==> flow/design.v <==
module delay_unit #(parameter DATA_WIDTH=32 )
(
input clk,
input reset,
input  [DATA_WIDTH-1:0] in_data,
output reg  [DATA_WIDTH-1:0] out_data
);
always @ (posedge clk, negedge reset )begin
  if(!reset) begin
    out_data<='b0;
  end
  else begin
    out_data<= in_data;
  end
end
endmodule
module Multiplier #(
    parameter DATA_WIDTH = 16
) (
    input wire signed [DATA_WIDTH-1:0] in1, in2,
    output wire signed [2*DATA_WIDTH-1:0] out
);
  assign out = in1*in2;
endmodule
module Complex_MUX2x1 #(
    parameter DATA_WIDTH = 18
) (
    input       wire                          sel,
    input       wire      [DATA_WIDTH-1:0]    in0_r, in0_i,
    input       wire      [DATA_WIDTH-1:0]    in1_r, in1_i,
    output      wire      [DATA_WIDTH-1:0]    out_r, out_i
);
assign out_r = sel?in1_r:in0_r;
assign out_i = sel?in1_i:in0_i;
endmodule
module Butterfly #(
    parameter   DATA_WIDTH = 18
) (
    input   wire                                          en,  
    input   wire    signed        [DATA_WIDTH-1:0]        in1_r, in1_i,
    input   wire    signed        [DATA_WIDTH-1:0]        in2_r, in2_i,
    output  wire    signed        [DATA_WIDTH-1:0]        sum_out_r, sum_out_i,
    output  wire    signed        [DATA_WIDTH-1:0]        diff_out_r, diff_out_i
);
    assign sum_out_r = en? in1_r + in2_r:'b0;
    assign sum_out_i = en? in1_i + in2_i:'b0;
    assign diff_out_r = en? in1_r - in2_r:'b0;
    assign diff_out_i = en? in1_i - in2_i:'b0;
endmodule
module Memory_Shifter 
#(parameter MEMORY_DEPTH=8 ,DATA_WIDTH=16)
 (input    [DATA_WIDTH-1:0]    data_in_r, data_in_i,
 input      clk,
 input      rst,
 output   [DATA_WIDTH-1:0] data_out_r, data_out_i
);
    genvar i ;
wire [DATA_WIDTH-1:0] out_data_r [0:MEMORY_DEPTH-1];
wire [DATA_WIDTH-1:0] out_data_i [0:MEMORY_DEPTH-1];
    generate 
        for(i=0;i<(MEMORY_DEPTH);i=i+1)begin :for_loop
            if(i==0) begin
               delay_unit #(.DATA_WIDTH(DATA_WIDTH)) u0_r   (.clk(clk),.reset(rst), .in_data(data_in_r), .out_data(out_data_r[i]) );
               delay_unit #(.DATA_WIDTH(DATA_WIDTH)) u0_i   (.clk(clk),.reset(rst), .in_data(data_in_i), .out_data(out_data_i[i]) );
            end
            else  begin
                delay_unit #(.DATA_WIDTH(DATA_WIDTH)) u1_r  (.clk(clk),.reset(rst), .in_data(out_data_r[i-1]), .out_data(out_data_r[i]) );
                delay_unit #(.DATA_WIDTH(DATA_WIDTH)) u1_i  (.clk(clk),.reset(rst), .in_data(out_data_i[i-1]), .out_data(out_data_i[i]) );
            end
        end
    endgenerate
    assign data_out_r = out_data_r[MEMORY_DEPTH-1];
    assign data_out_i = out_data_i[MEMORY_DEPTH-1];
endmodule
module MUX1_Control_unit #(parameter   NFFT = 64, STAGE_NO = 1 )
 (
    input   wire    clk, rst,
    input   wire    start_conv,
    output  reg     sel1   
);                
localparam  IDLE    = 0,
            INACTIVE = 1,
            ACTIVE = 2;
reg [$clog2(NFFT)-STAGE_NO:0] counter, counter_seq;      
reg [STAGE_NO:0]  end_control_counter;                   
reg [STAGE_NO:0]  end_control_counter_seq; 
reg end_control;                                         
reg [1:0] current_state, next_state;                    
always@(posedge clk or negedge rst) begin
    if(!rst) begin
        current_state <= 'b0;
        counter_seq <= 'b0;
        end_control_counter_seq <='b0;
    end
    else begin
        current_state <= next_state;
        counter_seq <= counter;
        end_control_counter_seq <= end_control_counter;
    end
end
always @(*) begin
    sel1         = 1'b0;
    end_control = 1'b1;
    counter     = 'b0;
    end_control_counter = 'b0;
    next_state  = IDLE;
    case (current_state)
        IDLE: begin
            sel1         = 1'b0;
            end_control = 1'b1;
            counter     = 'b0;
            end_control_counter = 'b0;
            if(start_conv) begin
                next_state = INACTIVE;
                end_control_counter = end_control_counter_seq + 1'b1;
                counter     = 'b0;
            end
            else begin
                next_state = IDLE;
                end_control_counter = end_control_counter_seq;
            end
        end
        INACTIVE: begin
            sel1         = 1'b0;
            end_control = 1'b0;
            if(counter_seq == 2**($clog2(NFFT)-STAGE_NO)-1) begin
                if(end_control_counter_seq == 2**(STAGE_NO-1)+1) begin
                    next_state = IDLE;
                    counter = 'b0;
                    end_control_counter = 'b0;
                end
                else begin
                    next_state  = ACTIVE;
                    sel1         = 1'b1;
                    counter = 'b0;
                    end_control_counter = end_control_counter_seq;
                end
            end
            else begin
                counter     = counter_seq + 1'b1;
                next_state  = INACTIVE;
                end_control_counter = end_control_counter_seq;
            end
        end
        ACTIVE: begin
            sel1         = 1'b1;
            end_control = 1'b0;
            if(counter_seq == 2**($clog2(NFFT)-STAGE_NO)-1) begin
                counter = 'b0;
                next_state = INACTIVE;
                sel1         = 1'b0;
                end_control_counter = end_control_counter_seq + 1'b1;
            end
            else begin
                counter     = counter_seq + 1'b1;
                next_state = ACTIVE;
                end_control_counter = end_control_counter_seq;
            end
        end
        default: begin
            sel1         = 1'b0;
            end_control = 1'b1;
            counter     = 'b0;
            end_control_counter = 'b0;
            next_state  = IDLE;
        end
    endcase
end
endmodule
module Address_gen_1st_fft #( parameter   STAGE_NO = 1,NFFT = 64 )
(
    input       wire                        clk, rst,
    input       wire                        Twiddle_active,
    output      reg [5:0]      Twiddle_address  
);
localparam  IDLE = 0,
            ADDRESS_GEN = 1;
reg [5:0] counter, counter_seq;
reg                  current_state, next_state;
always @(posedge clk or negedge rst) begin
    if(!rst) begin
        counter_seq <= 'b0;
        current_state <= IDLE;
    end
    else begin
        counter_seq <= counter;
        current_state <= next_state;
    end
end
always @(*) begin
       next_state = IDLE;
       Twiddle_address = 'b0;
       counter = 'b0;
       case (current_state)
           IDLE:begin
                Twiddle_address = 'b0;
                counter = 'b0;
                    if(Twiddle_active == 1'b1) begin
                        next_state = ADDRESS_GEN;
                    end
                    else begin
                        next_state = IDLE;
                    end
                end
           ADDRESS_GEN:begin
                    counter = counter_seq + 1'b1;
		            Twiddle_address=counter_seq[4]*counter_seq[5];  
                    if(counter_seq == NFFT-1)begin  
                    next_state = IDLE;
                    end
                    else begin
                    next_state = ADDRESS_GEN;
                    end
                        end
        endcase
end
endmodule
module Address_gen_2nd_fft #( parameter   STAGE_NO = 2,NFFT = 64 )
(
    input       wire                        clk, rst,
    input       wire                        Twiddle_active,
    output      reg  [5:0]     Twiddle_address  
);
localparam  IDLE = 0,
            ADDRESS_GEN = 1;
reg [5:0] counter, counter_seq     ;
reg                  current_state, next_state;
always @(posedge clk or negedge rst) begin
    if(!rst) begin
        counter_seq <= 'b0;
        current_state <= IDLE;
    end
    else begin
        counter_seq <= counter;
        current_state <= next_state;
    end
end
always @(*) begin
       next_state = IDLE;
       Twiddle_address = 'b0;
       counter = 'b0;
       case (current_state)
          IDLE:begin
                   Twiddle_address = 'b0;
                    counter = 'b0;
                    if(Twiddle_active == 1'b1) begin
                        next_state = ADDRESS_GEN;
                    end
                    else begin
                        next_state = IDLE;
                    end
                end
            ADDRESS_GEN:begin
                counter = counter_seq + 1'b1;
        		       Twiddle_address=counter_seq[3]*{counter_seq[4],counter_seq[5]};  
                        if(counter_seq == NFFT-1)begin  
                            next_state = IDLE;
                            end
                        else begin
                            next_state = ADDRESS_GEN;
                            end
                        end
        endcase
end
endmodule
module Address_gen_3rd_fft #( parameter  STAGE_NO = 3, NFFT = 64 )
(
    input       wire                        clk, rst,
    input       wire                        Twiddle_active,
    output      reg  [5:0]     Twiddle_address  
);
localparam  IDLE = 0,
            ADDRESS_GEN = 1;
reg [5:0] counter, counter_seq     ;
reg                    current_state, next_state;
always @(posedge clk or negedge rst) begin
    if(!rst) begin
        counter_seq <= 'b0;
        current_state <= IDLE;
    end
    else begin
        counter_seq <= counter;
        current_state <= next_state;
    end
end
always @(*) begin
    next_state = IDLE;
    Twiddle_address = 'b0;
    counter = 'b0;
    case (current_state)
        IDLE:begin
            Twiddle_address = 'b0;
            counter = 'b0;
            if(Twiddle_active == 1'b1) begin
                next_state = ADDRESS_GEN;
            end
            else begin
                next_state = IDLE;
            end
        end
        ADDRESS_GEN: begin
            counter = counter_seq + 1'b1;
            Twiddle_address = counter_seq;
            if(counter_seq == NFFT-1)begin  
                next_state = IDLE;
                end
            else begin
                next_state = ADDRESS_GEN;
                end
            end
    endcase
end
endmodule
module Address_gen_4th_fft #(parameter   STAGE_NO = 4, NFFT = 64 )
(
    input       wire                        clk, rst,
    input       wire                        Twiddle_active,
    output      reg  [5:0]     Twiddle_address   
);
localparam  IDLE = 0,
            ADDRESS_GEN = 1;
reg [5:0] counter, counter_seq     ;
reg                    current_state, next_state;
always @(posedge clk or negedge rst) begin
    if(!rst) begin
        counter_seq <= 'b0;
        current_state <= IDLE;
    end
    else begin
        counter_seq <= counter;
        current_state <= next_state;
    end
end
always @(*) begin
       next_state = IDLE;
       Twiddle_address = 'b0;
       counter = 'b0;
       case (current_state)
         IDLE:begin
            Twiddle_address = 'b0;
            counter = 'b0;
            if(Twiddle_active == 1'b1) begin
                next_state = ADDRESS_GEN;
            end
            else begin
                next_state = IDLE;
            end
        end
         ADDRESS_GEN:begin
                counter = counter_seq + 1'b1;
                Twiddle_address=counter_seq[1]*counter_seq[2];  
                if(counter_seq == NFFT-1)begin  
                    next_state = IDLE;
                    end
                else  begin
                      next_state = ADDRESS_GEN;
                      end
                    end
       endcase
end
endmodule
module Address_gen_5th_fft #(parameter   STAGE_NO = 5, NFFT = 64 )
(
    input       wire                        clk, rst,
    input       wire                        Twiddle_active,
    output      reg  [5:0]                  Twiddle_address
);
localparam  IDLE = 0,
            ADDRESS_GEN = 1;
reg [5:0] counter, counter_seq     ;
reg                    current_state, next_state;
always @(posedge clk or negedge rst) begin
    if(!rst) begin
        counter_seq <= 'b0;
        current_state <= IDLE;
    end
    else begin
        counter_seq <= counter;
        current_state <= next_state;
    end
end
always @(*) begin
       next_state = IDLE;
       Twiddle_address = 'b0;
       counter = 'b0;
       case (current_state)
            IDLE:begin
                Twiddle_address = 'b0;
                counter = 'b0;
                if(Twiddle_active == 1'b1) begin
                    next_state = ADDRESS_GEN;
                end
                else begin
                    next_state = IDLE;
                     end
                end
            ADDRESS_GEN: begin
                counter = counter_seq + 1'b1;
                Twiddle_address=counter_seq[0]*{counter_seq[1],counter_seq[2]};  
                if(counter_seq == NFFT-1)  
                    next_state = IDLE;
                else
                    next_state = ADDRESS_GEN;
            end
    endcase
end
endmodule
module Trivial_multiplier_fft #(
    parameter INTEGER_SIZE = 6,
              FRACT_SIZE = 12
) (
    input   wire            [5:0]                            address,
    input   wire                                             clk, rst,
    input   wire    signed  [INTEGER_SIZE+FRACT_SIZE-1:0]    in1_r,in1_i,
    output  wire    signed  [INTEGER_SIZE+FRACT_SIZE-1:0]    out_r,out_i
);
localparam DATA_WIDTH = INTEGER_SIZE+FRACT_SIZE ;
wire signed [DATA_WIDTH-1:0] res_r, res_i;
assign res_r = (address[0]) ?  in1_i : in1_r;
assign res_i = (address[0]) ? -in1_r : in1_i;
delay_unit #(.DATA_WIDTH(DATA_WIDTH)) D_r (.clk(clk), .reset(rst), .in_data(res_r), .out_data(out_r));
delay_unit #(.DATA_WIDTH(DATA_WIDTH)) D_i (.clk(clk), .reset(rst), .in_data(res_i), .out_data(out_i));
endmodule
module Constant_Multiplier_fft #(
    parameter INTEGER_SIZE = 6,
                FRACT_SIZE = 12,
                NFFT=64
) (
    input   wire            [5:0]               address,
    input   wire                                             clk, rst,
    input   wire    signed  [INTEGER_SIZE+FRACT_SIZE-1:0]    in1_r,in1_i,
    output  wire    signed  [INTEGER_SIZE+FRACT_SIZE-1:0]    out_r,out_i
);
localparam DATA_WIDTH = INTEGER_SIZE+FRACT_SIZE ;
reg signed  [INTEGER_SIZE+FRACT_SIZE-1:0]    in2_r,in2_i;
wire signed [2*DATA_WIDTH-1:0]               prod1, prod2, prod3, prod4;
wire signed [2*DATA_WIDTH-1:0]               prod1_seq, prod2_seq, prod3_seq, prod4_seq;
always @(*) begin
	case (address) 
	'd0 : begin
	in2_r= 'b000010000000000000; 
	in2_i= 'b000000000000000000;
	end
	'd1 : begin
	in2_r= 'b000001011010100000;
	in2_i= 'b111110100101100000;
	end
	'd2 : begin
	in2_r= 'b000000000000000000;
	in2_i= 'b111110000000000000;
	end
	'd3 : begin
	in2_r= 'b111110100101100000;
	in2_i= 'b111110100101100000;
	end
	default:begin
	in2_r='b0;
	in2_i='b0;
	end
	endcase
end
wire signed [DATA_WIDTH-1:0]   temp1, temp2,temp3,temp4;
assign temp1=prod1_seq>>FRACT_SIZE;
assign temp2=prod2_seq>>FRACT_SIZE;
assign temp3=prod3_seq>>FRACT_SIZE;
assign temp4=prod4_seq>>FRACT_SIZE;
assign out_r = (temp1 - temp2);
assign out_i = (temp3 + temp4);
Multiplier #(.DATA_WIDTH(DATA_WIDTH)) M0 (.in1(in1_r), .in2(in2_r), .out(prod1));
Multiplier #(.DATA_WIDTH(DATA_WIDTH)) M1 (.in1(in1_i), .in2(in2_i), .out(prod2));
Multiplier #(.DATA_WIDTH(DATA_WIDTH)) M2 (.in1(in1_r), .in2(in2_i), .out(prod3));
Multiplier #(.DATA_WIDTH(DATA_WIDTH)) M3 (.in1(in2_r), .in2(in1_i), .out(prod4));
delay_unit #(.DATA_WIDTH(2*DATA_WIDTH)) D1 (.clk(clk), .reset(rst), .in_data(prod1), .out_data(prod1_seq));
delay_unit #(.DATA_WIDTH(2*DATA_WIDTH)) D2 (.clk(clk), .reset(rst), .in_data(prod2), .out_data(prod2_seq));
delay_unit #(.DATA_WIDTH(2*DATA_WIDTH)) D3 (.clk(clk), .reset(rst), .in_data(prod3), .out_data(prod3_seq));
delay_unit #(.DATA_WIDTH(2*DATA_WIDTH)) D4 (.clk(clk), .reset(rst), .in_data(prod4), .out_data(prod4_seq));
endmodule
module Complex_Multiplier_fft #(
    parameter INTEGER_SIZE = 8,
                FRACT_SIZE = 8
) (
    input   wire                                             clk, rst,
    input   wire    signed  [INTEGER_SIZE+FRACT_SIZE-1:0]    in1_r,in1_i,
    input   wire    signed  [INTEGER_SIZE+FRACT_SIZE-1:0]    in2_r,in2_i,
    output  wire    signed  [INTEGER_SIZE+FRACT_SIZE-1:0]    out_r,out_i
);
localparam DATA_WIDTH = INTEGER_SIZE+FRACT_SIZE ;
wire signed [2*DATA_WIDTH-1:0] prod1, prod2, prod3, prod4;
wire signed [2*DATA_WIDTH-1:0] prod1_seq, prod2_seq, prod3_seq, prod4_seq;
wire signed [DATA_WIDTH-1:0]   temp1, temp2,temp3,temp4;
assign temp1=prod1_seq>>FRACT_SIZE;
assign temp2=prod2_seq>>FRACT_SIZE;
assign temp3=prod3_seq>>FRACT_SIZE;
assign temp4=prod4_seq>>FRACT_SIZE;
assign out_r = (temp1 - temp2);
assign out_i = (temp3 + temp4);
Multiplier #(.DATA_WIDTH(DATA_WIDTH)) M0 (.in1(in1_r), .in2(in2_r), .out(prod1));
Multiplier #(.DATA_WIDTH(DATA_WIDTH)) M1 (.in1(in1_i), .in2(in2_i), .out(prod2));
Multiplier #(.DATA_WIDTH(DATA_WIDTH)) M2 (.in1(in1_r), .in2(in2_i), .out(prod3));
Multiplier #(.DATA_WIDTH(DATA_WIDTH)) M3 (.in1(in2_r), .in2(in1_i), .out(prod4));
delay_unit #(.DATA_WIDTH(2*DATA_WIDTH)) D1 (.clk(clk), .reset(rst), .in_data(prod1), .out_data(prod1_seq));
delay_unit #(.DATA_WIDTH(2*DATA_WIDTH)) D2 (.clk(clk), .reset(rst), .in_data(prod2), .out_data(prod2_seq));
delay_unit #(.DATA_WIDTH(2*DATA_WIDTH)) D3 (.clk(clk), .reset(rst), .in_data(prod3), .out_data(prod3_seq));
delay_unit #(.DATA_WIDTH(2*DATA_WIDTH)) D4 (.clk(clk), .reset(rst), .in_data(prod4), .out_data(prod4_seq));
endmodule
module Twiddle_Factor_fft_3rd_stage #(
    parameter NFFT = 64,
              DATA_WIDTH = 18
) (
    input   wire            [5:0]               address,
    output  reg     signed  [DATA_WIDTH-1:0]    data_real, data_imag
);
always @(*) begin
    case (address)
    6'd0: begin data_real = 18'sd8192; data_imag = 18'sd0; end  
    6'd1: begin data_real = 18'sd8192; data_imag = 18'sd0; end  
    6'd2: begin data_real = 18'sd8192; data_imag = 18'sd0; end  
    6'd3: begin data_real = 18'sd8192; data_imag = 18'sd0; end  
    6'd4: begin data_real = 18'sd8192; data_imag = 18'sd0; end  
    6'd5: begin data_real = 18'sd8192; data_imag = 18'sd0; end  
    6'd6: begin data_real = 18'sd8192; data_imag = 18'sd0; end  
    6'd7: begin data_real = 18'sd8192; data_imag = 18'sd0; end  
    6'd8: begin data_real = 18'sd8192; data_imag = 18'sd0; end  
    6'd9: begin data_real = 18'sd7568; data_imag = -18'sd3135; end  
    6'd10: begin data_real = 18'sd5793; data_imag = -18'sd5793; end  
    6'd11: begin data_real = 18'sd3135; data_imag = -18'sd7568; end  
    6'd12: begin data_real = 18'sd0; data_imag = -18'sd8192; end  
    6'd13: begin data_real = -18'sd3135; data_imag = -18'sd7568; end  
    6'd14: begin data_real = -18'sd5793; data_imag = -18'sd5793; end  
    6'd15: begin data_real = -18'sd7568; data_imag = -18'sd3135; end  
    6'd16: begin data_real = 18'sd8192; data_imag = 18'sd0; end  
    6'd17: begin data_real = 18'sd8035; data_imag = -18'sd1598; end  
    6'd18: begin data_real = 18'sd7568; data_imag = -18'sd3135; end  
    6'd19: begin data_real = 18'sd6811; data_imag = -18'sd4551; end  
    6'd20: begin data_real = 18'sd5793; data_imag = -18'sd5793; end  
    6'd21: begin data_real = 18'sd4551; data_imag = -18'sd6811; end  
    6'd22: begin data_real = 18'sd3135; data_imag = -18'sd7568; end  
    6'd23: begin data_real = 18'sd1598; data_imag = -18'sd8035; end  
    6'd24: begin data_real = 18'sd8192; data_imag = 18'sd0; end  
    6'd25: begin data_real = 18'sd6811; data_imag = -18'sd4551; end  
    6'd26: begin data_real = 18'sd3135; data_imag = -18'sd7568; end  
    6'd27: begin data_real = -18'sd1598; data_imag = -18'sd8035; end  
    6'd28: begin data_real = -18'sd5793; data_imag = -18'sd5793; end  
    6'd29: begin data_real = -18'sd8035; data_imag = -18'sd1598; end  
    6'd30: begin data_real = -18'sd7568; data_imag = 18'sd3135; end  
    6'd31: begin data_real = -18'sd4551; data_imag = 18'sd6811; end  
    6'd32: begin data_real = 18'sd8192; data_imag = 18'sd0; end  
    6'd33: begin data_real = 18'sd8153; data_imag = -18'sd803; end  
    6'd34: begin data_real = 18'sd8035; data_imag = -18'sd1598; end  
    6'd35: begin data_real = 18'sd7839; data_imag = -18'sd2378; end  
    6'd36: begin data_real = 18'sd7568; data_imag = -18'sd3135; end  
    6'd37: begin data_real = 18'sd7225; data_imag = -18'sd3862; end  
    6'd38: begin data_real = 18'sd6811; data_imag = -18'sd4551; end  
    6'd39: begin data_real = 18'sd6333; data_imag = -18'sd5197; end  
    6'd40: begin data_real = 18'sd8192; data_imag = 18'sd0; end  
    6'd41: begin data_real = 18'sd7225; data_imag = -18'sd3862; end  
    6'd42: begin data_real = 18'sd4551; data_imag = -18'sd6811; end  
    6'd43: begin data_real = 18'sd803; data_imag = -18'sd8153; end  
    6'd44: begin data_real = -18'sd3135; data_imag = -18'sd7568; end  
    6'd45: begin data_real = -18'sd6333; data_imag = -18'sd5197; end  
    6'd46: begin data_real = -18'sd8035; data_imag = -18'sd1598; end  
    6'd47: begin data_real = -18'sd7839; data_imag = 18'sd2378; end  
    6'd48: begin data_real = 18'sd8192; data_imag = 18'sd0; end  
    6'd49: begin data_real = 18'sd7839; data_imag = -18'sd2378; end  
    6'd50: begin data_real = 18'sd6811; data_imag = -18'sd4551; end  
    6'd51: begin data_real = 18'sd5197; data_imag = -18'sd6333; end  
    6'd52: begin data_real = 18'sd3135; data_imag = -18'sd7568; end  
    6'd53: begin data_real = 18'sd803; data_imag = -18'sd8153; end  
    6'd54: begin data_real = -18'sd1598; data_imag = -18'sd8035; end  
    6'd55: begin data_real = -18'sd3862; data_imag = -18'sd7225; end  
    6'd56: begin data_real = 18'sd8192; data_imag = 18'sd0; end  
    6'd57: begin data_real = 18'sd6333; data_imag = -18'sd5197; end  
    6'd58: begin data_real = 18'sd1598; data_imag = -18'sd8035; end  
    6'd59: begin data_real = -18'sd3862; data_imag = -18'sd7225; end  
    6'd60: begin data_real = -18'sd7568; data_imag = -18'sd3135; end  
    6'd61: begin data_real = -18'sd7839; data_imag = 18'sd2378; end  
    6'd62: begin data_real = -18'sd4551; data_imag = 18'sd6811; end  
    6'd63: begin data_real = 18'sd803; data_imag = 18'sd8153; end  
    default: begin data_real = 'b0; data_imag = 'b0; end
    endcase
end
endmodule
module FFT_1st_stage #(
    parameter   INTEGER_SIZE = 6,
                FRACT_SIZE = 12,
                STAGE_NO = 1,
                NFFT = 64
) (
    input       wire                                             clk, rst,
    input       wire                                             start_conv,
    input       wire    signed  [INTEGER_SIZE+FRACT_SIZE-1:0]    serial_in_r, serial_in_i,
    output      wire    signed  [INTEGER_SIZE+FRACT_SIZE-1:0]    serial_out_r, serial_out_i
);
localparam DATA_WIDTH = INTEGER_SIZE+FRACT_SIZE ;
wire signed [DATA_WIDTH-1:0]        BUF_in_r, BUF_in_i;      
wire signed [DATA_WIDTH-1:0]        BUF_out_r, BUF_out_i;    
wire signed [DATA_WIDTH-1:0]        BFLY_out1_r, BFLY_out1_i;    
wire signed [DATA_WIDTH-1:0]        BFLY_out2_r, BFLY_out2_i;    
wire signed [DATA_WIDTH-1:0]        MUL_r_buf_in, MUL_r_buf_out;
wire signed [DATA_WIDTH-1:0]        MUL_i_buf_in, MUL_i_buf_out;
wire signed [DATA_WIDTH-1:0]        TF_r_buf_out, TF_i_buf_out;
wire signed [DATA_WIDTH-1:0]        MUX2_in0_r, MUX2_in0_i;
wire signed [DATA_WIDTH-1:0]        MUX2_in1_r, MUX2_in1_i;
wire                                sel1, sel2                 ;
wire        [5:0]      Twiddle_address;
Complex_MUX2x1 #(.DATA_WIDTH(DATA_WIDTH)) MUX1 (
    .sel(sel1),
    .in0_r(serial_in_r), 
    .in0_i(serial_in_i),
    .in1_r(BFLY_out2_r),
    .in1_i(BFLY_out2_i),
    .out_r(BUF_in_r),
    .out_i(BUF_in_i)
    );
Memory_Shifter #(   .DATA_WIDTH(DATA_WIDTH), 
                    .MEMORY_DEPTH(2**($clog2(NFFT)-STAGE_NO))) MS1 (  
    .clk(clk),
    .rst(rst),
    .data_in_r(BUF_in_r),
    .data_in_i(BUF_in_i),
    .data_out_r(BUF_out_r),
    .data_out_i(BUF_out_i)
);
Butterfly #(.DATA_WIDTH(DATA_WIDTH)) BF1 (
    .en(sel1),
    .in1_r(BUF_out_r),
    .in1_i(BUF_out_i),
    .in2_r(serial_in_r),
    .in2_i(serial_in_i),
    .sum_out_r(BFLY_out1_r),
    .sum_out_i(BFLY_out1_i),
    .diff_out_r(BFLY_out2_r),
    .diff_out_i(BFLY_out2_i)
);
delay_unit #(.DATA_WIDTH(1)) DU_SEL1_MUX2 (
    .clk(clk),
    .reset(rst),
    .in_data(sel1),
    .out_data(sel2)
);
Complex_MUX2x1 #(.DATA_WIDTH(DATA_WIDTH)) MUX2 (
    .sel(sel2),
    .in0_r(MUX2_in0_r),
    .in0_i(MUX2_in0_i),
    .in1_r(MUX2_in1_r),
    .in1_i(MUX2_in1_i),
    .out_r(MUL_r_buf_in),
    .out_i(MUL_i_buf_in)
);
delay_unit #(.DATA_WIDTH(DATA_WIDTH)) DU_MUX2_MUL_r (
    .clk(clk),
    .reset(rst),
    .in_data(MUL_r_buf_in),
    .out_data(MUL_r_buf_out)
);
delay_unit #(.DATA_WIDTH(DATA_WIDTH)) DU_MUX2_MUL_i (
    .clk(clk),
    .reset(rst),
    .in_data(MUL_i_buf_in),
    .out_data(MUL_i_buf_out)
);
MUX1_Control_unit #(.NFFT(NFFT), .STAGE_NO(STAGE_NO)) CU1 (
    .clk(clk),
    .rst(rst),
    .start_conv(start_conv),
    .sel1(sel1)
);
Address_gen_1st_fft #(.STAGE_NO(STAGE_NO), .NFFT(NFFT)) CU4 (
    .clk(clk),
    .rst(rst),
    .Twiddle_active(sel2),
    .Twiddle_address(Twiddle_address)
);
Trivial_multiplier_fft #(.INTEGER_SIZE(INTEGER_SIZE), .FRACT_SIZE(FRACT_SIZE)) MUL1 (
    .clk(clk),
    .rst(rst),
    .address(Twiddle_address),
    .in1_r(MUL_r_buf_out),
    .in1_i(MUL_i_buf_out),
    .out_r(serial_out_r),
    .out_i(serial_out_i)
);
delay_unit #(.DATA_WIDTH(DATA_WIDTH)) DU1_MS_r (
    .clk(clk),
    .reset(rst),
    .in_data(BUF_out_r),
    .out_data(MUX2_in0_r)
);
delay_unit #(.DATA_WIDTH(DATA_WIDTH)) DU1_MS_i (
    .clk(clk),
    .reset(rst),
    .in_data(BUF_out_i),
    .out_data(MUX2_in0_i)
);
delay_unit #(.DATA_WIDTH(DATA_WIDTH)) DU1_BF_r (
    .clk(clk),
    .reset(rst),
    .in_data(BFLY_out1_r),
    .out_data(MUX2_in1_r)
);
delay_unit #(.DATA_WIDTH(DATA_WIDTH)) DU1_BF_i (
    .clk(clk),
    .reset(rst),
    .in_data(BFLY_out1_i),
    .out_data(MUX2_in1_i)
);
endmodule
module FFT_2nd_stage #(
    parameter   INTEGER_SIZE = 6,
                FRACT_SIZE = 12,
                STAGE_NO = 1,
                NFFT = 64
) (
    input       wire                                             clk, rst,
    input       wire                                             start_conv,
    input       wire    signed  [INTEGER_SIZE+FRACT_SIZE-1:0]    serial_in_r, serial_in_i,
    output      wire    signed  [INTEGER_SIZE+FRACT_SIZE-1:0]    serial_out_r, serial_out_i
);
localparam DATA_WIDTH = INTEGER_SIZE+FRACT_SIZE ;
wire signed [DATA_WIDTH-1:0]        BUF_in_r, BUF_in_i;      
wire signed [DATA_WIDTH-1:0]        BUF_out_r, BUF_out_i;    
wire signed [DATA_WIDTH-1:0]        BFLY_out1_r, BFLY_out1_i;    
wire signed [DATA_WIDTH-1:0]        BFLY_out2_r, BFLY_out2_i;    
wire signed [DATA_WIDTH-1:0]        MUL_r_buf_in, MUL_r_buf_out;
wire signed [DATA_WIDTH-1:0]        MUL_i_buf_in, MUL_i_buf_out;
wire signed [DATA_WIDTH-1:0]        TF_r_buf_out, TF_i_buf_out;
wire signed [DATA_WIDTH-1:0]        MUX2_in0_r, MUX2_in0_i;
wire signed [DATA_WIDTH-1:0]        MUX2_in1_r, MUX2_in1_i;
wire                                sel1, sel2  ;
wire        [5:0]      Twiddle_address;
Complex_MUX2x1 #(.DATA_WIDTH(DATA_WIDTH)) MUX1 (
    .sel(sel1),
    .in0_r(serial_in_r), 
    .in0_i(serial_in_i),
    .in1_r(BFLY_out2_r),
    .in1_i(BFLY_out2_i),
    .out_r(BUF_in_r),
    .out_i(BUF_in_i)
    );
Memory_Shifter #(   .DATA_WIDTH(DATA_WIDTH), 
                    .MEMORY_DEPTH(2**($clog2(NFFT)-STAGE_NO))) MS1 (  
    .clk(clk),
    .rst(rst),
    .data_in_r(BUF_in_r),
    .data_in_i(BUF_in_i),
    .data_out_r(BUF_out_r),
    .data_out_i(BUF_out_i)
);
Butterfly #(.DATA_WIDTH(DATA_WIDTH)) BF1 (
    .en(sel1),
    .in1_r(BUF_out_r),
    .in1_i(BUF_out_i),
    .in2_r(serial_in_r),
    .in2_i(serial_in_i),
    .sum_out_r(BFLY_out1_r),
    .sum_out_i(BFLY_out1_i),
    .diff_out_r(BFLY_out2_r),
    .diff_out_i(BFLY_out2_i)
);
delay_unit #(.DATA_WIDTH(1)) DU_SEL1_MUX2 (
    .clk(clk),
    .reset(rst),
    .in_data(sel1),
    .out_data(sel2)
);
Complex_MUX2x1 #(.DATA_WIDTH(DATA_WIDTH)) MUX2 (
    .sel(sel2),
    .in0_r(MUX2_in0_r),
    .in0_i(MUX2_in0_i),
    .in1_r(MUX2_in1_r),
    .in1_i(MUX2_in1_i),
    .out_r(MUL_r_buf_in),
    .out_i(MUL_i_buf_in)
);
delay_unit #(.DATA_WIDTH(DATA_WIDTH)) DU_MUX2_MUL_r (
    .clk(clk),
    .reset(rst),
    .in_data(MUL_r_buf_in),
    .out_data(MUL_r_buf_out)
);
delay_unit #(.DATA_WIDTH(DATA_WIDTH)) DU_MUX2_MUL_i (
    .clk(clk),
    .reset(rst),
    .in_data(MUL_i_buf_in),
    .out_data(MUL_i_buf_out)
);
MUX1_Control_unit #(.NFFT(NFFT), .STAGE_NO(STAGE_NO)) CU1 (
    .clk(clk),
    .rst(rst),
    .start_conv(start_conv),
    .sel1(sel1)
);
Address_gen_2nd_fft #(.STAGE_NO(STAGE_NO), .NFFT(NFFT)) CU4 (
    .clk(clk),
    .rst(rst),
    .Twiddle_active(sel2),
    .Twiddle_address(Twiddle_address)
);
Constant_Multiplier_fft #(.INTEGER_SIZE(INTEGER_SIZE), .FRACT_SIZE(FRACT_SIZE)) MUL1 (
    .clk(clk),
    .rst(rst),
    .address(Twiddle_address),
    .in1_r(MUL_r_buf_out),
    .in1_i(MUL_i_buf_out),
    .out_r(serial_out_r),
    .out_i(serial_out_i)
);
delay_unit #(.DATA_WIDTH(DATA_WIDTH)) DU1_MS_r (
    .clk(clk),
    .reset(rst),
    .in_data(BUF_out_r),
    .out_data(MUX2_in0_r)
);
delay_unit #(.DATA_WIDTH(DATA_WIDTH)) DU1_MS_i (
    .clk(clk),
    .reset(rst),
    .in_data(BUF_out_i),
    .out_data(MUX2_in0_i)
);
delay_unit #(.DATA_WIDTH(DATA_WIDTH)) DU1_BF_r (
    .clk(clk),
    .reset(rst),
    .in_data(BFLY_out1_r),
    .out_data(MUX2_in1_r)
);
delay_unit #(.DATA_WIDTH(DATA_WIDTH)) DU1_BF_i (
    .clk(clk),
    .reset(rst),
    .in_data(BFLY_out1_i),
    .out_data(MUX2_in1_i)
);
endmodule
module FFT_3rd_stage #(
    parameter   INTEGER_SIZE = 6,
                FRACT_SIZE = 12,
                STAGE_NO = 1,
                NFFT = 64
) (
    input       wire                                             clk, rst,
    input       wire                                             start_conv,
    input       wire    signed  [INTEGER_SIZE+FRACT_SIZE-1:0]    serial_in_r, serial_in_i,
    output      wire    signed  [INTEGER_SIZE+FRACT_SIZE-1:0]    serial_out_r, serial_out_i
);
localparam DATA_WIDTH = INTEGER_SIZE+FRACT_SIZE ;
wire signed [DATA_WIDTH-1:0]        BUF_in_r, BUF_in_i;      
wire signed [DATA_WIDTH-1:0]        BUF_out_r, BUF_out_i;    
wire signed [DATA_WIDTH-1:0]        BFLY_out1_r, BFLY_out1_i;    
wire signed [DATA_WIDTH-1:0]        BFLY_out2_r, BFLY_out2_i;    
wire signed [DATA_WIDTH-1:0]        MUL_r_buf_in, MUL_r_buf_out;
wire signed [DATA_WIDTH-1:0]        MUL_i_buf_in, MUL_i_buf_out;
wire signed [DATA_WIDTH-1:0]        TF_r_buf_out, TF_i_buf_out;
wire signed [DATA_WIDTH-1:0]        MUX2_in0_r, MUX2_in0_i;
wire signed [DATA_WIDTH-1:0]        MUX2_in1_r, MUX2_in1_i;
wire                                sel1, sel2                  ;
wire        [5:0]      Twiddle_address;
Complex_MUX2x1 #(.DATA_WIDTH(DATA_WIDTH)) MUX1 (
    .sel(sel1),
    .in0_r(serial_in_r), 
    .in0_i(serial_in_i),
    .in1_r(BFLY_out2_r),
    .in1_i(BFLY_out2_i),
    .out_r(BUF_in_r),
    .out_i(BUF_in_i)
    );
Memory_Shifter #(   .DATA_WIDTH(DATA_WIDTH), 
                    .MEMORY_DEPTH(2**($clog2(NFFT)-STAGE_NO))) MS1 (  
    .clk(clk),
    .rst(rst),
    .data_in_r(BUF_in_r),
    .data_in_i(BUF_in_i),
    .data_out_r(BUF_out_r),
    .data_out_i(BUF_out_i)
);
Butterfly #(.DATA_WIDTH(DATA_WIDTH)) BF1 (
    .en(sel1),
    .in1_r(BUF_out_r),
    .in1_i(BUF_out_i),
    .in2_r(serial_in_r),
    .in2_i(serial_in_i),
    .sum_out_r(BFLY_out1_r),
    .sum_out_i(BFLY_out1_i),
    .diff_out_r(BFLY_out2_r),
    .diff_out_i(BFLY_out2_i)
);
delay_unit #(.DATA_WIDTH(1)) DU_SEL1_MUX2 (
    .clk(clk),
    .reset(rst),
    .in_data(sel1),
    .out_data(sel2)
);
Complex_MUX2x1 #(.DATA_WIDTH(DATA_WIDTH)) MUX2 (
    .sel(sel2),
    .in0_r(MUX2_in0_r),
    .in0_i(MUX2_in0_i),
    .in1_r(MUX2_in1_r),
    .in1_i(MUX2_in1_i),
    .out_r(MUL_r_buf_in),
    .out_i(MUL_i_buf_in)
);
delay_unit #(.DATA_WIDTH(DATA_WIDTH)) DU_MUX2_MUL_r (
    .clk(clk),
    .reset(rst),
    .in_data(MUL_r_buf_in),
    .out_data(MUL_r_buf_out)
);
delay_unit #(.DATA_WIDTH(DATA_WIDTH)) DU_MUX2_MUL_i (
    .clk(clk),
    .reset(rst),
    .in_data(MUL_i_buf_in),
    .out_data(MUL_i_buf_out)
);
MUX1_Control_unit #(.NFFT(NFFT), .STAGE_NO(STAGE_NO)) CU1 (
    .clk(clk),
    .rst(rst),
    .start_conv(start_conv),
    .sel1(sel1)
);
Address_gen_3rd_fft #(.STAGE_NO(STAGE_NO), .NFFT(NFFT)) CU4 (
    .clk(clk),
    .rst(rst),
    .Twiddle_active(sel2),
    .Twiddle_address(Twiddle_address)
);
Twiddle_Factor_fft_3rd_stage #(.NFFT(NFFT), .DATA_WIDTH(DATA_WIDTH)) TF1 (
    .address(Twiddle_address),
    .data_real(TF_r_buf_out),
    .data_imag(TF_i_buf_out)
);
Complex_Multiplier_fft #(.INTEGER_SIZE(INTEGER_SIZE), .FRACT_SIZE(FRACT_SIZE)) MUL1 (
    .clk(clk),
    .rst(rst),
    .in1_r(MUL_r_buf_out),
    .in1_i(MUL_i_buf_out),
    .in2_r(TF_r_buf_out),
    .in2_i(TF_i_buf_out),
    .out_r(serial_out_r),
    .out_i(serial_out_i)
);
delay_unit #(.DATA_WIDTH(DATA_WIDTH)) DU1_MS_r (
    .clk(clk),
    .reset(rst),
    .in_data(BUF_out_r),
    .out_data(MUX2_in0_r)
);
delay_unit #(.DATA_WIDTH(DATA_WIDTH)) DU1_MS_i (
    .clk(clk),
    .reset(rst),
    .in_data(BUF_out_i),
    .out_data(MUX2_in0_i)
);
delay_unit #(.DATA_WIDTH(DATA_WIDTH)) DU1_BF_r (
    .clk(clk),
    .reset(rst),
    .in_data(BFLY_out1_r),
    .out_data(MUX2_in1_r)
);
delay_unit #(.DATA_WIDTH(DATA_WIDTH)) DU1_BF_i (
    .clk(clk),
    .reset(rst),
    .in_data(BFLY_out1_i),
    .out_data(MUX2_in1_i)
);
endmodule
module FFT_4th_stage #(
    parameter   INTEGER_SIZE = 6,
                FRACT_SIZE = 12,
                STAGE_NO = 1,
                NFFT = 64
) (
    input       wire                                             clk, rst,
    input       wire                                             start_conv,
    input       wire    signed  [INTEGER_SIZE+FRACT_SIZE-1:0]    serial_in_r, serial_in_i,
    output      wire    signed  [INTEGER_SIZE+FRACT_SIZE-1:0]    serial_out_r, serial_out_i
);
localparam DATA_WIDTH = INTEGER_SIZE+FRACT_SIZE ;
wire signed [DATA_WIDTH-1:0]        BUF_in_r, BUF_in_i;      
wire signed [DATA_WIDTH-1:0]        BUF_out_r, BUF_out_i;    
wire signed [DATA_WIDTH-1:0]        BFLY_out1_r, BFLY_out1_i;    
wire signed [DATA_WIDTH-1:0]        BFLY_out2_r, BFLY_out2_i;    
wire signed [DATA_WIDTH-1:0]        MUL_r_buf_in, MUL_r_buf_out;
wire signed [DATA_WIDTH-1:0]        MUL_i_buf_in, MUL_i_buf_out;
wire signed [DATA_WIDTH-1:0]        TF_r_buf_out, TF_i_buf_out;
wire signed [DATA_WIDTH-1:0]        MUX2_in0_r, MUX2_in0_i;
wire signed [DATA_WIDTH-1:0]        MUX2_in1_r, MUX2_in1_i;
wire                                sel1, sel2  ;
wire        [5:0]      Twiddle_address;
Complex_MUX2x1 #(.DATA_WIDTH(DATA_WIDTH)) MUX1 (
    .sel(sel1),
    .in0_r(serial_in_r), 
    .in0_i(serial_in_i),
    .in1_r(BFLY_out2_r),
    .in1_i(BFLY_out2_i),
    .out_r(BUF_in_r),
    .out_i(BUF_in_i)
    );
Memory_Shifter #(   .DATA_WIDTH(DATA_WIDTH), 
                    .MEMORY_DEPTH(2**($clog2(NFFT)-STAGE_NO))) MS1 (  
    .clk(clk),
    .rst(rst),
    .data_in_r(BUF_in_r),
    .data_in_i(BUF_in_i),
    .data_out_r(BUF_out_r),
    .data_out_i(BUF_out_i)
);
Butterfly #(.DATA_WIDTH(DATA_WIDTH)) BF1 (
    .en(sel1),
    .in1_r(BUF_out_r),
    .in1_i(BUF_out_i),
    .in2_r(serial_in_r),
    .in2_i(serial_in_i),
    .sum_out_r(BFLY_out1_r),
    .sum_out_i(BFLY_out1_i),
    .diff_out_r(BFLY_out2_r),
    .diff_out_i(BFLY_out2_i)
);
delay_unit #(.DATA_WIDTH(1)) DU_SEL1_MUX2 (
    .clk(clk),
    .reset(rst),
    .in_data(sel1),
    .out_data(sel2)
);
Complex_MUX2x1 #(.DATA_WIDTH(DATA_WIDTH)) MUX2 (
    .sel(sel2),
    .in0_r(MUX2_in0_r),
    .in0_i(MUX2_in0_i),
    .in1_r(MUX2_in1_r),
    .in1_i(MUX2_in1_i),
    .out_r(MUL_r_buf_in),
    .out_i(MUL_i_buf_in)
);
delay_unit #(.DATA_WIDTH(DATA_WIDTH)) DU_MUX2_MUL_r (
    .clk(clk),
    .reset(rst),
    .in_data(MUL_r_buf_in),
    .out_data(MUL_r_buf_out)
);
delay_unit #(.DATA_WIDTH(DATA_WIDTH)) DU_MUX2_MUL_i (
    .clk(clk),
    .reset(rst),
    .in_data(MUL_i_buf_in),
    .out_data(MUL_i_buf_out)
);
MUX1_Control_unit #(.NFFT(NFFT), .STAGE_NO(STAGE_NO)) CU1 (
    .clk(clk),
    .rst(rst),
    .start_conv(start_conv),
    .sel1(sel1)
);
Address_gen_4th_fft #(.STAGE_NO(STAGE_NO), .NFFT(NFFT)) CU4 (
    .clk(clk),
    .rst(rst),
    .Twiddle_active(sel2),
    .Twiddle_address(Twiddle_address)
);
Trivial_multiplier_fft #(.INTEGER_SIZE(INTEGER_SIZE), .FRACT_SIZE(FRACT_SIZE)) MUL1 (
    .clk(clk),
    .rst(rst),
    .address(Twiddle_address),
    .in1_r(MUL_r_buf_out),
    .in1_i(MUL_i_buf_out),
    .out_r(serial_out_r),
    .out_i(serial_out_i)
);
delay_unit #(.DATA_WIDTH(DATA_WIDTH)) DU1_MS_r (
    .clk(clk),
    .reset(rst),
    .in_data(BUF_out_r),
    .out_data(MUX2_in0_r)
);
delay_unit #(.DATA_WIDTH(DATA_WIDTH)) DU1_MS_i (
    .clk(clk),
    .reset(rst),
    .in_data(BUF_out_i),
    .out_data(MUX2_in0_i)
);
delay_unit #(.DATA_WIDTH(DATA_WIDTH)) DU1_BF_r (
    .clk(clk),
    .reset(rst),
    .in_data(BFLY_out1_r),
    .out_data(MUX2_in1_r)
);
delay_unit #(.DATA_WIDTH(DATA_WIDTH)) DU1_BF_i (
    .clk(clk),
    .reset(rst),
    .in_data(BFLY_out1_i),
    .out_data(MUX2_in1_i)
);
endmodule
module FFT_5th_stage #(
    parameter   INTEGER_SIZE = 6,
                FRACT_SIZE = 12,
                STAGE_NO = 1,
                NFFT = 64
) (
    input       wire                                             clk, rst,
    input       wire                                             start_conv,
    input       wire    signed  [INTEGER_SIZE+FRACT_SIZE-1:0]    serial_in_r, serial_in_i,
    output      wire    signed  [INTEGER_SIZE+FRACT_SIZE-1:0]    serial_out_r, serial_out_i
);
localparam DATA_WIDTH = INTEGER_SIZE+FRACT_SIZE ;
wire signed [DATA_WIDTH-1:0]        BUF_in_r, BUF_in_i;      
wire signed [DATA_WIDTH-1:0]        BUF_out_r, BUF_out_i;    
wire signed [DATA_WIDTH-1:0]        BFLY_out1_r, BFLY_out1_i;    
wire signed [DATA_WIDTH-1:0]        BFLY_out2_r, BFLY_out2_i;    
wire signed [DATA_WIDTH-1:0]        MUL_r_buf_in, MUL_r_buf_out;
wire signed [DATA_WIDTH-1:0]        MUL_i_buf_in, MUL_i_buf_out;
wire signed [DATA_WIDTH-1:0]        TF_r_buf_out, TF_i_buf_out;
wire signed [DATA_WIDTH-1:0]        MUX2_in0_r, MUX2_in0_i;
wire signed [DATA_WIDTH-1:0]        MUX2_in1_r, MUX2_in1_i;
wire                                sel1, sel2  ;
wire        [5:0]      Twiddle_address;
Complex_MUX2x1 #(.DATA_WIDTH(DATA_WIDTH)) MUX1 (
    .sel(sel1),
    .in0_r(serial_in_r), 
    .in0_i(serial_in_i),
    .in1_r(BFLY_out2_r),
    .in1_i(BFLY_out2_i),
    .out_r(BUF_in_r),
    .out_i(BUF_in_i)
    );
Memory_Shifter #(   .DATA_WIDTH(DATA_WIDTH), 
                    .MEMORY_DEPTH(2**($clog2(NFFT)-STAGE_NO))) MS1 (  
    .clk(clk),
    .rst(rst),
    .data_in_r(BUF_in_r),
    .data_in_i(BUF_in_i),
    .data_out_r(BUF_out_r),
    .data_out_i(BUF_out_i)
);
Butterfly #(.DATA_WIDTH(DATA_WIDTH)) BF1 (
    .en(sel1),
    .in1_r(BUF_out_r),
    .in1_i(BUF_out_i),
    .in2_r(serial_in_r),
    .in2_i(serial_in_i),
    .sum_out_r(BFLY_out1_r),
    .sum_out_i(BFLY_out1_i),
    .diff_out_r(BFLY_out2_r),
    .diff_out_i(BFLY_out2_i)
);
delay_unit #(.DATA_WIDTH(1)) DU_SEL1_MUX2 (
    .clk(clk),
    .reset(rst),
    .in_data(sel1),
    .out_data(sel2)
);
Complex_MUX2x1 #(.DATA_WIDTH(DATA_WIDTH)) MUX2 (
    .sel(sel2),
    .in0_r(MUX2_in0_r),
    .in0_i(MUX2_in0_i),
    .in1_r(MUX2_in1_r),
    .in1_i(MUX2_in1_i),
    .out_r(MUL_r_buf_in),
    .out_i(MUL_i_buf_in)
);
delay_unit #(.DATA_WIDTH(DATA_WIDTH)) DU_MUX2_MUL_r (
    .clk(clk),
    .reset(rst),
    .in_data(MUL_r_buf_in),
    .out_data(MUL_r_buf_out)
);
delay_unit #(.DATA_WIDTH(DATA_WIDTH)) DU_MUX2_MUL_i (
    .clk(clk),
    .reset(rst),
    .in_data(MUL_i_buf_in),
    .out_data(MUL_i_buf_out)
);
MUX1_Control_unit #(.NFFT(NFFT), .STAGE_NO(STAGE_NO)) CU1 (
    .clk(clk),
    .rst(rst),
    .start_conv(start_conv),
    .sel1(sel1)
);
Address_gen_5th_fft #(.STAGE_NO(STAGE_NO), .NFFT(NFFT)) CU4 (
    .clk(clk),
    .rst(rst),
    .Twiddle_active(sel2),
    .Twiddle_address(Twiddle_address)
);
Constant_Multiplier_fft #(.INTEGER_SIZE(INTEGER_SIZE), .FRACT_SIZE(FRACT_SIZE)) MUL1 (
    .clk(clk),
    .rst(rst),
    .address(Twiddle_address),
    .in1_r(MUL_r_buf_out),
    .in1_i(MUL_i_buf_out),
    .out_r(serial_out_r),
    .out_i(serial_out_i)
);
delay_unit #(.DATA_WIDTH(DATA_WIDTH)) DU1_MS_r (
    .clk(clk),
    .reset(rst),
    .in_data(BUF_out_r),
    .out_data(MUX2_in0_r)
);
delay_unit #(.DATA_WIDTH(DATA_WIDTH)) DU1_MS_i (
    .clk(clk),
    .reset(rst),
    .in_data(BUF_out_i),
    .out_data(MUX2_in0_i)
);
delay_unit #(.DATA_WIDTH(DATA_WIDTH)) DU1_BF_r (
    .clk(clk),
    .reset(rst),
    .in_data(BFLY_out1_r),
    .out_data(MUX2_in1_r)
);
delay_unit #(.DATA_WIDTH(DATA_WIDTH)) DU1_BF_i (
    .clk(clk),
    .reset(rst),
    .in_data(BFLY_out1_i),
    .out_data(MUX2_in1_i)
);
endmodule
module FFT_6th_stage #(
    parameter   INTEGER_SIZE = 6,
                FRACT_SIZE = 12,
                STAGE_NO = 1,
                NFFT = 64
) (
    input       wire                                             clk, rst,
    input       wire                                             start_conv,
    input       wire    signed  [INTEGER_SIZE+FRACT_SIZE-1:0]    serial_in_r, serial_in_i,
    output      wire    signed  [INTEGER_SIZE+FRACT_SIZE-1:0]    serial_out_r, serial_out_i
);
localparam DATA_WIDTH = INTEGER_SIZE+FRACT_SIZE ;
wire signed [DATA_WIDTH-1:0]        BUF_in_r, BUF_in_i;      
wire signed [DATA_WIDTH-1:0]        BUF_out_r, BUF_out_i;    
wire signed [DATA_WIDTH-1:0]        BFLY_out1_r, BFLY_out1_i;    
wire signed [DATA_WIDTH-1:0]        BFLY_out2_r, BFLY_out2_i;    
wire signed [DATA_WIDTH-1:0]        MUL_r_buf_in, MUL_r_buf_out;
wire signed [DATA_WIDTH-1:0]        MUL_i_buf_in, MUL_i_buf_out;
wire signed [DATA_WIDTH-1:0]        TF_r_buf_out, TF_i_buf_out;
wire signed [DATA_WIDTH-1:0]        MUX2_in0_r, MUX2_in0_i;
wire signed [DATA_WIDTH-1:0]        MUX2_in1_r, MUX2_in1_i;
wire                                sel1, sel2               ;
Complex_MUX2x1 #(.DATA_WIDTH(DATA_WIDTH)) MUX1 (
    .sel(sel1),
    .in0_r(serial_in_r), 
    .in0_i(serial_in_i),
    .in1_r(BFLY_out2_r),
    .in1_i(BFLY_out2_i),
    .out_r(BUF_in_r),
    .out_i(BUF_in_i)
    );
Memory_Shifter #(   .DATA_WIDTH(DATA_WIDTH), 
                    .MEMORY_DEPTH(2**($clog2(NFFT)-STAGE_NO))) MS1 ( 
    .clk(clk),
    .rst(rst),
    .data_in_r(BUF_in_r),
    .data_in_i(BUF_in_i),
    .data_out_r(BUF_out_r),
    .data_out_i(BUF_out_i)
);
Butterfly #(.DATA_WIDTH(DATA_WIDTH)) BF1 (
    .en(sel1),
    .in1_r(BUF_out_r),
    .in1_i(BUF_out_i),
    .in2_r(serial_in_r), 
    .in2_i(serial_in_i), 
    .sum_out_r(BFLY_out1_r),
    .sum_out_i(BFLY_out1_i),
    .diff_out_r(BFLY_out2_r),
    .diff_out_i(BFLY_out2_i)
);
delay_unit #(.DATA_WIDTH(1)) DU_SEL1_MUX2 (
    .clk(clk),
    .reset(rst),
    .in_data(sel1),
    .out_data(sel2)
);
Complex_MUX2x1 #(.DATA_WIDTH(DATA_WIDTH)) MUX2 (
    .sel(sel2),
    .in0_r(MUX2_in0_r),
    .in0_i(MUX2_in0_i),
    .in1_r(MUX2_in1_r),
    .in1_i(MUX2_in1_i),
    .out_r(MUL_r_buf_in),
    .out_i(MUL_i_buf_in)
);
delay_unit #(.DATA_WIDTH(DATA_WIDTH)) DU_MUX2_MUL_r (
    .clk(clk),
    .reset(rst),
    .in_data(MUL_r_buf_in),
    .out_data(MUL_r_buf_out)  
);
delay_unit #(.DATA_WIDTH(DATA_WIDTH)) DU_MUX2_MUL_i (
    .clk(clk),
    .reset(rst),
    .in_data(MUL_i_buf_in),
    .out_data(MUL_i_buf_out)  
);
delay_unit #(.DATA_WIDTH(DATA_WIDTH)) last_delay_r (
    .clk(clk),
    .reset(rst),
    .in_data(MUL_r_buf_out),
    .out_data(serial_out_r)  
);
delay_unit #(.DATA_WIDTH(DATA_WIDTH)) last_delay_i (
    .clk(clk),
    .reset(rst),
    .in_data(MUL_i_buf_out),
    .out_data(serial_out_i)  
);
MUX1_Control_unit #(.NFFT(NFFT), .STAGE_NO(STAGE_NO)) CU1 (
    .clk(clk),
    .rst(rst),
    .start_conv(start_conv),
    .sel1(sel1)
);
delay_unit #(.DATA_WIDTH(DATA_WIDTH)) DU1_MS_r (
    .clk(clk),
    .reset(rst),
    .in_data(BUF_out_r),
    .out_data(MUX2_in0_r)
);
delay_unit #(.DATA_WIDTH(DATA_WIDTH)) DU1_MS_i (
    .clk(clk),
    .reset(rst),
    .in_data(BUF_out_i),
    .out_data(MUX2_in0_i)
);
delay_unit #(.DATA_WIDTH(DATA_WIDTH)) DU1_BF_r (
    .clk(clk),
    .reset(rst),
    .in_data(BFLY_out1_r),
    .out_data(MUX2_in1_r)
);
delay_unit #(.DATA_WIDTH(DATA_WIDTH)) DU1_BF_i (
    .clk(clk),
    .reset(rst),
    .in_data(BFLY_out1_i),
    .out_data(MUX2_in1_i)
);
endmodule
module Top_controller_fft #( parameter   NFFT = 64 )
(
    input   wire                    clk, rst,
    input   wire                    start_FFT,
    output  reg  [$clog2(NFFT)-1:0] start_stage,
    output  reg                     end_FFT, data_valid
);
    localparam  IDLE = 0,
                STAGE_OPERATION = 1,
                DATA_VALID = 3;
reg [$clog2(NFFT)-1:0] counter1, counter1_seq;   
reg [$clog2(NFFT)-1:0] counter_limit, counter_limit_seq;  
reg [$clog2(NFFT)-1:0] start_stage_seq;
reg [1:0]              current_state, next_state;
always @(posedge clk or negedge rst) begin
    if(!rst) begin
        counter1_seq <= 'b0;
        counter_limit_seq <= 'b0;
        current_state <= 2'b0;
        start_stage_seq <= 'b0;
    end
    else begin
        counter1_seq <= counter1;
        counter_limit_seq <= counter_limit;
        current_state <= next_state;
        start_stage_seq <= start_stage;
    end
end
always @(*) begin
    counter1 = 'b0;
    counter_limit = 'b0;
    next_state = IDLE;
    start_stage = 'b0;
    end_FFT = 1'b0;
    data_valid = 1'b0;
    case (current_state)
        IDLE: begin
            if(start_FFT) begin
                next_state = STAGE_OPERATION;
                start_stage = 'b1;
                counter1 = 'b0;
                counter_limit = NFFT>>1;
            end
            else begin
                next_state = IDLE;
                start_stage = 'b0;
                counter1 = 'b0;
                counter_limit = 'b0;
            end
        end 
        STAGE_OPERATION: begin
            counter_limit = counter_limit_seq;
            start_stage = start_stage_seq;
            if(counter1_seq == counter_limit_seq+2) begin
                if(start_stage[$clog2(NFFT)-1] == 1) begin  
                    next_state = DATA_VALID;
                    start_stage = 'b0;
                    counter1 = 'b0;
                    counter_limit = NFFT-1;
                    end_FFT = 1'b1;
                    data_valid = 1'b1;
                end
                else begin  
                    next_state = STAGE_OPERATION;
                    start_stage = start_stage_seq<<1;
                    counter1 = 'b0;
                    counter_limit = counter_limit_seq>>1;
                    end_FFT = 1'b0;
                end
            end
            else begin
                next_state = STAGE_OPERATION;
                counter1 = counter1_seq + 1'b1;
            end
        end
        DATA_VALID: begin
            counter_limit = counter_limit_seq;
            data_valid = 1'b1;
            if(counter1_seq == counter_limit_seq) begin  
                next_state = IDLE;
                counter1 = 'b0;
                data_valid = 1'b0;
            end
            else begin  
                next_state = DATA_VALID;
                counter1 = counter1_seq +1'b1;
            end
        end
    endcase
end
endmodule
module Top_FFT #(
    parameter   INTEGER_SIZE = 4,
                FRACT_SIZE = 14,
                NFFT = 64
) (
    input       wire                                             clk, rst,
    input       wire                                             start_FFT,
    input       wire    signed  [INTEGER_SIZE+FRACT_SIZE-1:0]    serial_in_r, serial_in_i,
    output      wire    signed  [INTEGER_SIZE+FRACT_SIZE-1:0]    serial_out_r, serial_out_i,
    output      wire                                             end_FFT, data_valid_FFT
);
localparam DATA_WIDTH = INTEGER_SIZE+FRACT_SIZE ;
wire    [$clog2(NFFT)-1:0]        start_stages;
wire    [DATA_WIDTH-1:0]        stage2_in_r, stage2_in_i;
wire    [DATA_WIDTH-1:0]        stage3_in_r, stage3_in_i;
wire    [DATA_WIDTH-1:0]        stage4_in_r, stage4_in_i;
wire    [DATA_WIDTH-1:0]        stage5_in_r, stage5_in_i;
wire    [DATA_WIDTH-1:0]        stage6_in_r, stage6_in_i;
wire    [DATA_WIDTH-1:0]        stage7_in_r, stage7_in_i;
FFT_1st_stage #(.INTEGER_SIZE(INTEGER_SIZE), .FRACT_SIZE(FRACT_SIZE), .STAGE_NO(1), .NFFT(NFFT)) ST1 (
    .clk(clk),
    .rst(rst),
    .start_conv(start_stages[0]),
    .serial_in_r(serial_in_r),
    .serial_in_i(serial_in_i),
    .serial_out_r(stage2_in_r),
    .serial_out_i(stage2_in_i)
);
FFT_2nd_stage #(.INTEGER_SIZE(INTEGER_SIZE), .FRACT_SIZE(FRACT_SIZE), .STAGE_NO(2), .NFFT(NFFT)) ST2 (
    .clk(clk),
    .rst(rst),
    .start_conv(start_stages[1]),
    .serial_in_r(stage2_in_r),
    .serial_in_i(stage2_in_i),
    .serial_out_r(stage3_in_r),
    .serial_out_i(stage3_in_i)
);
FFT_3rd_stage #(.INTEGER_SIZE(INTEGER_SIZE), .FRACT_SIZE(FRACT_SIZE), .STAGE_NO(3), .NFFT(NFFT)) ST3 (
    .clk(clk),
    .rst(rst),
    .start_conv(start_stages[2]),
    .serial_in_r(stage3_in_r),
    .serial_in_i(stage3_in_i),
    .serial_out_r(stage4_in_r),
    .serial_out_i(stage4_in_i)
);
FFT_4th_stage #(.INTEGER_SIZE(INTEGER_SIZE), .FRACT_SIZE(FRACT_SIZE), .STAGE_NO(4), .NFFT(NFFT)) ST4 (
    .clk(clk),
    .rst(rst),
    .start_conv(start_stages[3]),
    .serial_in_r(stage4_in_r),
    .serial_in_i(stage4_in_i),
    .serial_out_r(stage5_in_r),
    .serial_out_i(stage5_in_i)
);
FFT_5th_stage #(.INTEGER_SIZE(INTEGER_SIZE), .FRACT_SIZE(FRACT_SIZE), .STAGE_NO(5), .NFFT(NFFT)) ST5 (
    .clk(clk),
    .rst(rst),
    .start_conv(start_stages[4]),
    .serial_in_r(stage5_in_r),
    .serial_in_i(stage5_in_i),
    .serial_out_r(stage6_in_r),
    .serial_out_i(stage6_in_i)
);
FFT_6th_stage #(.INTEGER_SIZE(INTEGER_SIZE), .FRACT_SIZE(FRACT_SIZE), .STAGE_NO(6), .NFFT(NFFT)) ST6 (
    .clk(clk),
    .rst(rst),
    .start_conv(start_stages[5]),
    .serial_in_r(stage6_in_r),
    .serial_in_i(stage6_in_i),
    .serial_out_r(serial_out_r),
    .serial_out_i(serial_out_i)
);
Top_controller_fft #(.NFFT(NFFT)) TOP_CONT1 (
    .clk(clk),
    .rst(rst),
    .start_FFT(start_FFT),
    .start_stage(start_stages),
    .end_FFT(end_FFT),
    .data_valid(data_valid_FFT)
);
endmodule
Step by step through the tools: Top_FFT
The steps from the RTL of Top_FFT to its reports follow in flow order.
Line numbers count from 1 in the design file above.
Cell names lack the library's common part.
Not given: -
- top module: Top_FFT
- clock port: clk
- standard-cell library: sky130hd
- timing corner: tt_025C_1v80

After elaboration
Yosys after proc, flatten, opt, wreduce and memory -nomap, before mapping. Print and check cells are not counted.
Yosys's memory passes give these memory sizes; they may raise the number of words (mostly to a power of two), join words into wider ones and drop unused or constant bits.
- output and inout port bits at 38
- noted elaborated cells: 565
- memory bits (read-only): 2304
- noted bits in registers: 3529
- noted memory cells: 1
- bits of input ports: 39
- noted multipliers: 16
- equal/unequal tests at 63
- $add $sub $neg: 51
- mux-type cells: 186
- reduce/logical cells: 24
- bitwise logic cells at 6
- memory list (name ; depth ; bits a word ; rd ports ; write ports ; RTL line ; RTL):
    (no name shown) ; 64 ; 36 ; 1 ; 0 ; 514 ; case (address)

Longest topological paths
Depth = most cells in a row (Yosys ltp): at word level without a register or memory, in the mapped netlist without a sequential cell, where the memories' decode and read muxes count.
- noted word-level depth: 6
- ABC_AREA: 0
- noted depth in mapped cells: 39
- gate-level depth less buffers at 35

After synthesis
The flow's flattened synthesis, as Yosys stat reports it; memories are mapped. The netlist is that of the ABC_AREA named above (0 if unset); the other value can give another one.
The area totals of this step are shown rounded.
- buffers: 493
- mapped cells at 17814
- area of sequential cells: 84000 um2
- cell area after synthesis at 210000 um2
- noted flip-flop cells: 3367
- cells by type (cell ; number ; area in all (um2)):
    dfrtp_1 ; 3360 ; 8.41E+04
    fa_1 ; 2350 ; 4.7E+04
    ha_1 ; 1643 ; 2.06E+04
    inv_1 ; 3554 ; 1.33E+04
    xnor2_1 ; 561 ; 4.91E+03
Not listed: further types 85, cells in them 6346.
By module: a second synthesis without flattening, with its own total; a netlist apart from the flattened one above.
- noted cells (unflattened synthesis): 25498
- area (unflattened synthesis): 280000 um2
Rows give one instance, submodules left out.
- by module (module ; sequential area (um2) ; area (um2) ; cells ; times used):
    Multiplier #(DATA_WIDTH=18) ; 0.0 ; 12000 ; 1343 ; 12
    delay_unit #(DATA_WIDTH=18) ; 450 ; 450 ; 18 ; 168
    Butterfly #(DATA_WIDTH=18) ; 0.0 ; 4000 ; 588 ; 6
Modules not listed: 32.

Timing after synthesis
OpenSTA on the mapped netlist: ideal clock, no wires. The path of least setup slack (recovery checks aside). Input and output delay are each 20% of the period. Register names are those of the netlist, which keeps one name where synthesis merged equal registers.
- path kind: register to register
- start: register ST3.CU4.current_state
- end: register ST3.MUL1.D2.out_data[29]
- time at the first pin: 0 ps
- noted delay of the path: 8961 ps
- path slack at 3039 ps
- buffers on the path: 5
- period: 12000 ps
- noted data arrival time: 8881 ps
- required time at 11920 ps
- stages on the path at 38
- library setup time at 80 ps
- noted period reached after synthesis: 8961 ps
"delay of the path" is the arrival time less input delay plus setup time.
"stages on the path": output pins that drive a net of the path, with the launching flip-flop's if there is one; two outputs of one cell count as two.
"period reached after synthesis" = period - worst setup slack (recovery checks aside). The figure is calculated, with input and output delays left at 20% of the set period.
Between the ends stands the longest chain of elaborated cells between them, by number of cells; it is not shown to be the way that was timed. Of several equally long chains one is given.
Each line given opens the expression or statement behind the cell; cells for indexed reads and writes are added by Yosys, which also makes memories of some case tables.
A memory read counts as a cell of the chain, while the word-level depth stops at memories.
- noted length of the longest elaborated chain: 4
- noted elaborated cells on any way between the ends: 4
- RTL lines with such cells at 3
- classes of those cells: mul (1); mux (1); logic (1); memory (1)
- RTL lines, path after synthesis (what ; RTL line ; RTL):
    start: declaration ; 275 ; reg                    current_state, next_state;
    start: assignment ; 279 ; current_state <= IDLE;
    start: assignment ; 283 ; current_state <= next_state;
    inverter 1 bit ; 290 ; case (current_state)
    parallel mux 6 bit (select 2 bit) ; 290 ;
    memory (64 x 36 bit) ; 514 ; case (address)
    multiplier 18 x 18 -> 32 bit ; 23 ; assign out = in1*in2;
    end: assignment ; 10 ; out_data<='b0;
    end: assignment ; 13 ; out_data<= in_data;
    end: declaration ; 6 ; output reg  [DATA_WIDTH-1:0] out_data

Path in the finished layout
Path of least setup slack in the final report of flow run A (OpenROAD, finished layout, wires in). Where an end is a register, its clock arrival counts in the times.
The path's times are printed in steps of 10 ps; the period is the one set.
- path kind: register to register
- start: register ST3.CU4.current_state
- end: register ST3.MUL1.D2.out_data[29]
- path slack at -740 ps
- stages on the path at 37
- library setup time at 70 ps
- time at the first pin: 840 ps
- buffers on the path: 6
- required time at 8180 ps
- noted data arrival time: 8910 ps
- period: 7360 ps
Between the ends stands the longest chain of elaborated cells between them, by number of cells; it is not shown to be the way that was timed. Of several equally long chains one is given.
A memory read counts as a cell of the chain, while the word-level depth stops at memories.
- noted length of the longest elaborated chain: 4
- noted elaborated cells on any way between the ends: 4
- RTL lines with such cells at 3
- classes of those cells: mul (1); mux (1); logic (1); memory (1)
- RTL lines, path post-layout (what ; RTL line ; RTL):
    start: declaration ; 275 ; reg                    current_state, next_state;
    start: assignment ; 279 ; current_state <= IDLE;
    start: assignment ; 283 ; current_state <= next_state;
    inverter 1 bit ; 290 ; case (current_state)
    parallel mux 6 bit (select 2 bit) ; 290 ;
    memory (64 x 36 bit) ; 514 ; case (address)
    multiplier 18 x 18 -> 32 bit ; 23 ; assign out = in1*in2;
    end: assignment ; 10 ; out_data<='b0;
    end: assignment ; 13 ; out_data<= in_data;
    end: declaration ; 6 ; output reg  [DATA_WIDTH-1:0] out_data

FLOW RESULTS
============

Design Top_FFT on sky130hd. What follows are 2 stored runs of the flow, each under its own settings; their order means nothing. The constraints put input and output delay at 20% of the set period each and load the outputs with 0.01 pF.
"period achieved" is the run's clock period less its worst setup slack. It is reckoned from that one timing run; input and output delays stay at 20% of the period that was set.
"time on the worst setup path" = time allowed to the worst setup path (clock period - input delay - output delay, where it has them) - its slack; a late launch clock adds to it, a late capture clock takes from it.
"power consumption": no workload was simulated; the value follows from the tool's default switching activity.
"time on the worst setup path" is given in steps of 10 ps.
Results are given in rounded form.

Flow run A

==> flow/run.sh <==
#!/bin/bash
# the make line also repeats the synthesis and layout settings of config.mk as NAME=value (left out here)
make -C /OpenROAD-flow-scripts/flow DESIGN_CONFIG=/design/flow/config.mk WORK_HOME=/design/flow/orfs CLKGATE_MAP_FILE= finish
==> flow/config.mk <==
export PLATFORM = sky130hd
export DESIGN_NAME = Top_FFT
export DESIGN_NICKNAME = Top_FFT
export VERILOG_FILES = /design/flow/design.v
export SDC_FILE = /design/flow/constraint.sdc
export NUM_CORES = 4
export LEC_CHECK = 0
export CAP_MARGIN = 20
export CORE_MARGIN = 2
export CORE_UTILIZATION = 45
export CTS_CLUSTER_DIAMETER = 81
export CTS_CLUSTER_SIZE = 74
export GPL_TIMING_DRIVEN = 1
export MIN_ROUTING_LAYER = met1
export PLACE_DENSITY_LB_ADDON = 0.15
export SLEW_MARGIN = 20
==> flow/constraint.sdc <==
create_clock -name core_clock -period 7.36 [get_ports {clk}]
set_input_delay 1.4720 -clock core_clock [delete_from_list [all_inputs] [get_ports {clk}]]
set_output_delay 1.4720 -clock core_clock [all_outputs]
set_load 0.01 [all_outputs]

Measured in flow run A:
- period achieved: 8097 ps
- noted the die footprint: 460000 um2
- standard-cell area after layout: 230000 um2
- noted the post-route worst hold slack: 210 ps
- noted the post-synthesis cell area: 210000 um2
- final setup TNS: -17000 ps
- noted the time on the worst setup path: 8100 ps
- worst setup path kind: register to register
- utilization in the final report at 0.51
- setup slack of the worst path at -740 ps
- power consumption: 0.032 W

Flow run B

==> flow/run.sh <==
#!/bin/bash
# the make line also repeats the synthesis and layout settings of config.mk as NAME=value (left out here)
make -C /OpenROAD-flow-scripts/flow DESIGN_CONFIG=/design/flow/config.mk WORK_HOME=/design/flow/orfs CLKGATE_MAP_FILE= finish
==> flow/config.mk <==
export PLATFORM = sky130hd
export DESIGN_NAME = Top_FFT
export DESIGN_NICKNAME = Top_FFT
export VERILOG_FILES = /design/flow/design.v
export SDC_FILE = /design/flow/constraint.sdc
export NUM_CORES = 4
export LEC_CHECK = 0
export ABC_AREA = 0
export CAP_MARGIN = 40
export CELL_PAD_IN_SITES_DETAIL_PLACEMENT = 0
export CORE_ASPECT_RATIO = 1.8
export CORE_MARGIN = 2
export CORE_UTILIZATION = 28
export CTS_CLUSTER_DIAMETER = 163
export GPL_TIMING_DRIVEN = 0
export SETUP_SLACK_MARGIN = 1.36
export SLEW_MARGIN = 20
export TNS_END_PERCENT = 70
==> flow/constraint.sdc <==
create_clock -name core_clock -period 8.87 [get_ports {clk}]
set_input_delay 1.7740 -clock core_clock [delete_from_list [all_inputs] [get_ports {clk}]]
set_output_delay 1.7740 -clock core_clock [all_outputs]
set_load 0.01 [all_outputs]

Measured in flow run B:
- period achieved: 9103 ps
- noted the die footprint: 740000 um2
- standard-cell area after layout: 240000 um2
- noted the post-route worst hold slack: 300 ps
- noted the post-synthesis cell area: 210000 um2
- final setup TNS: -1200 ps
- noted the time on the worst setup path: 9100 ps
- worst setup path kind: register to register
- utilization in the final report at 0.33
- setup slack of the worst path at -230 ps
- power consumption: 0.031 W
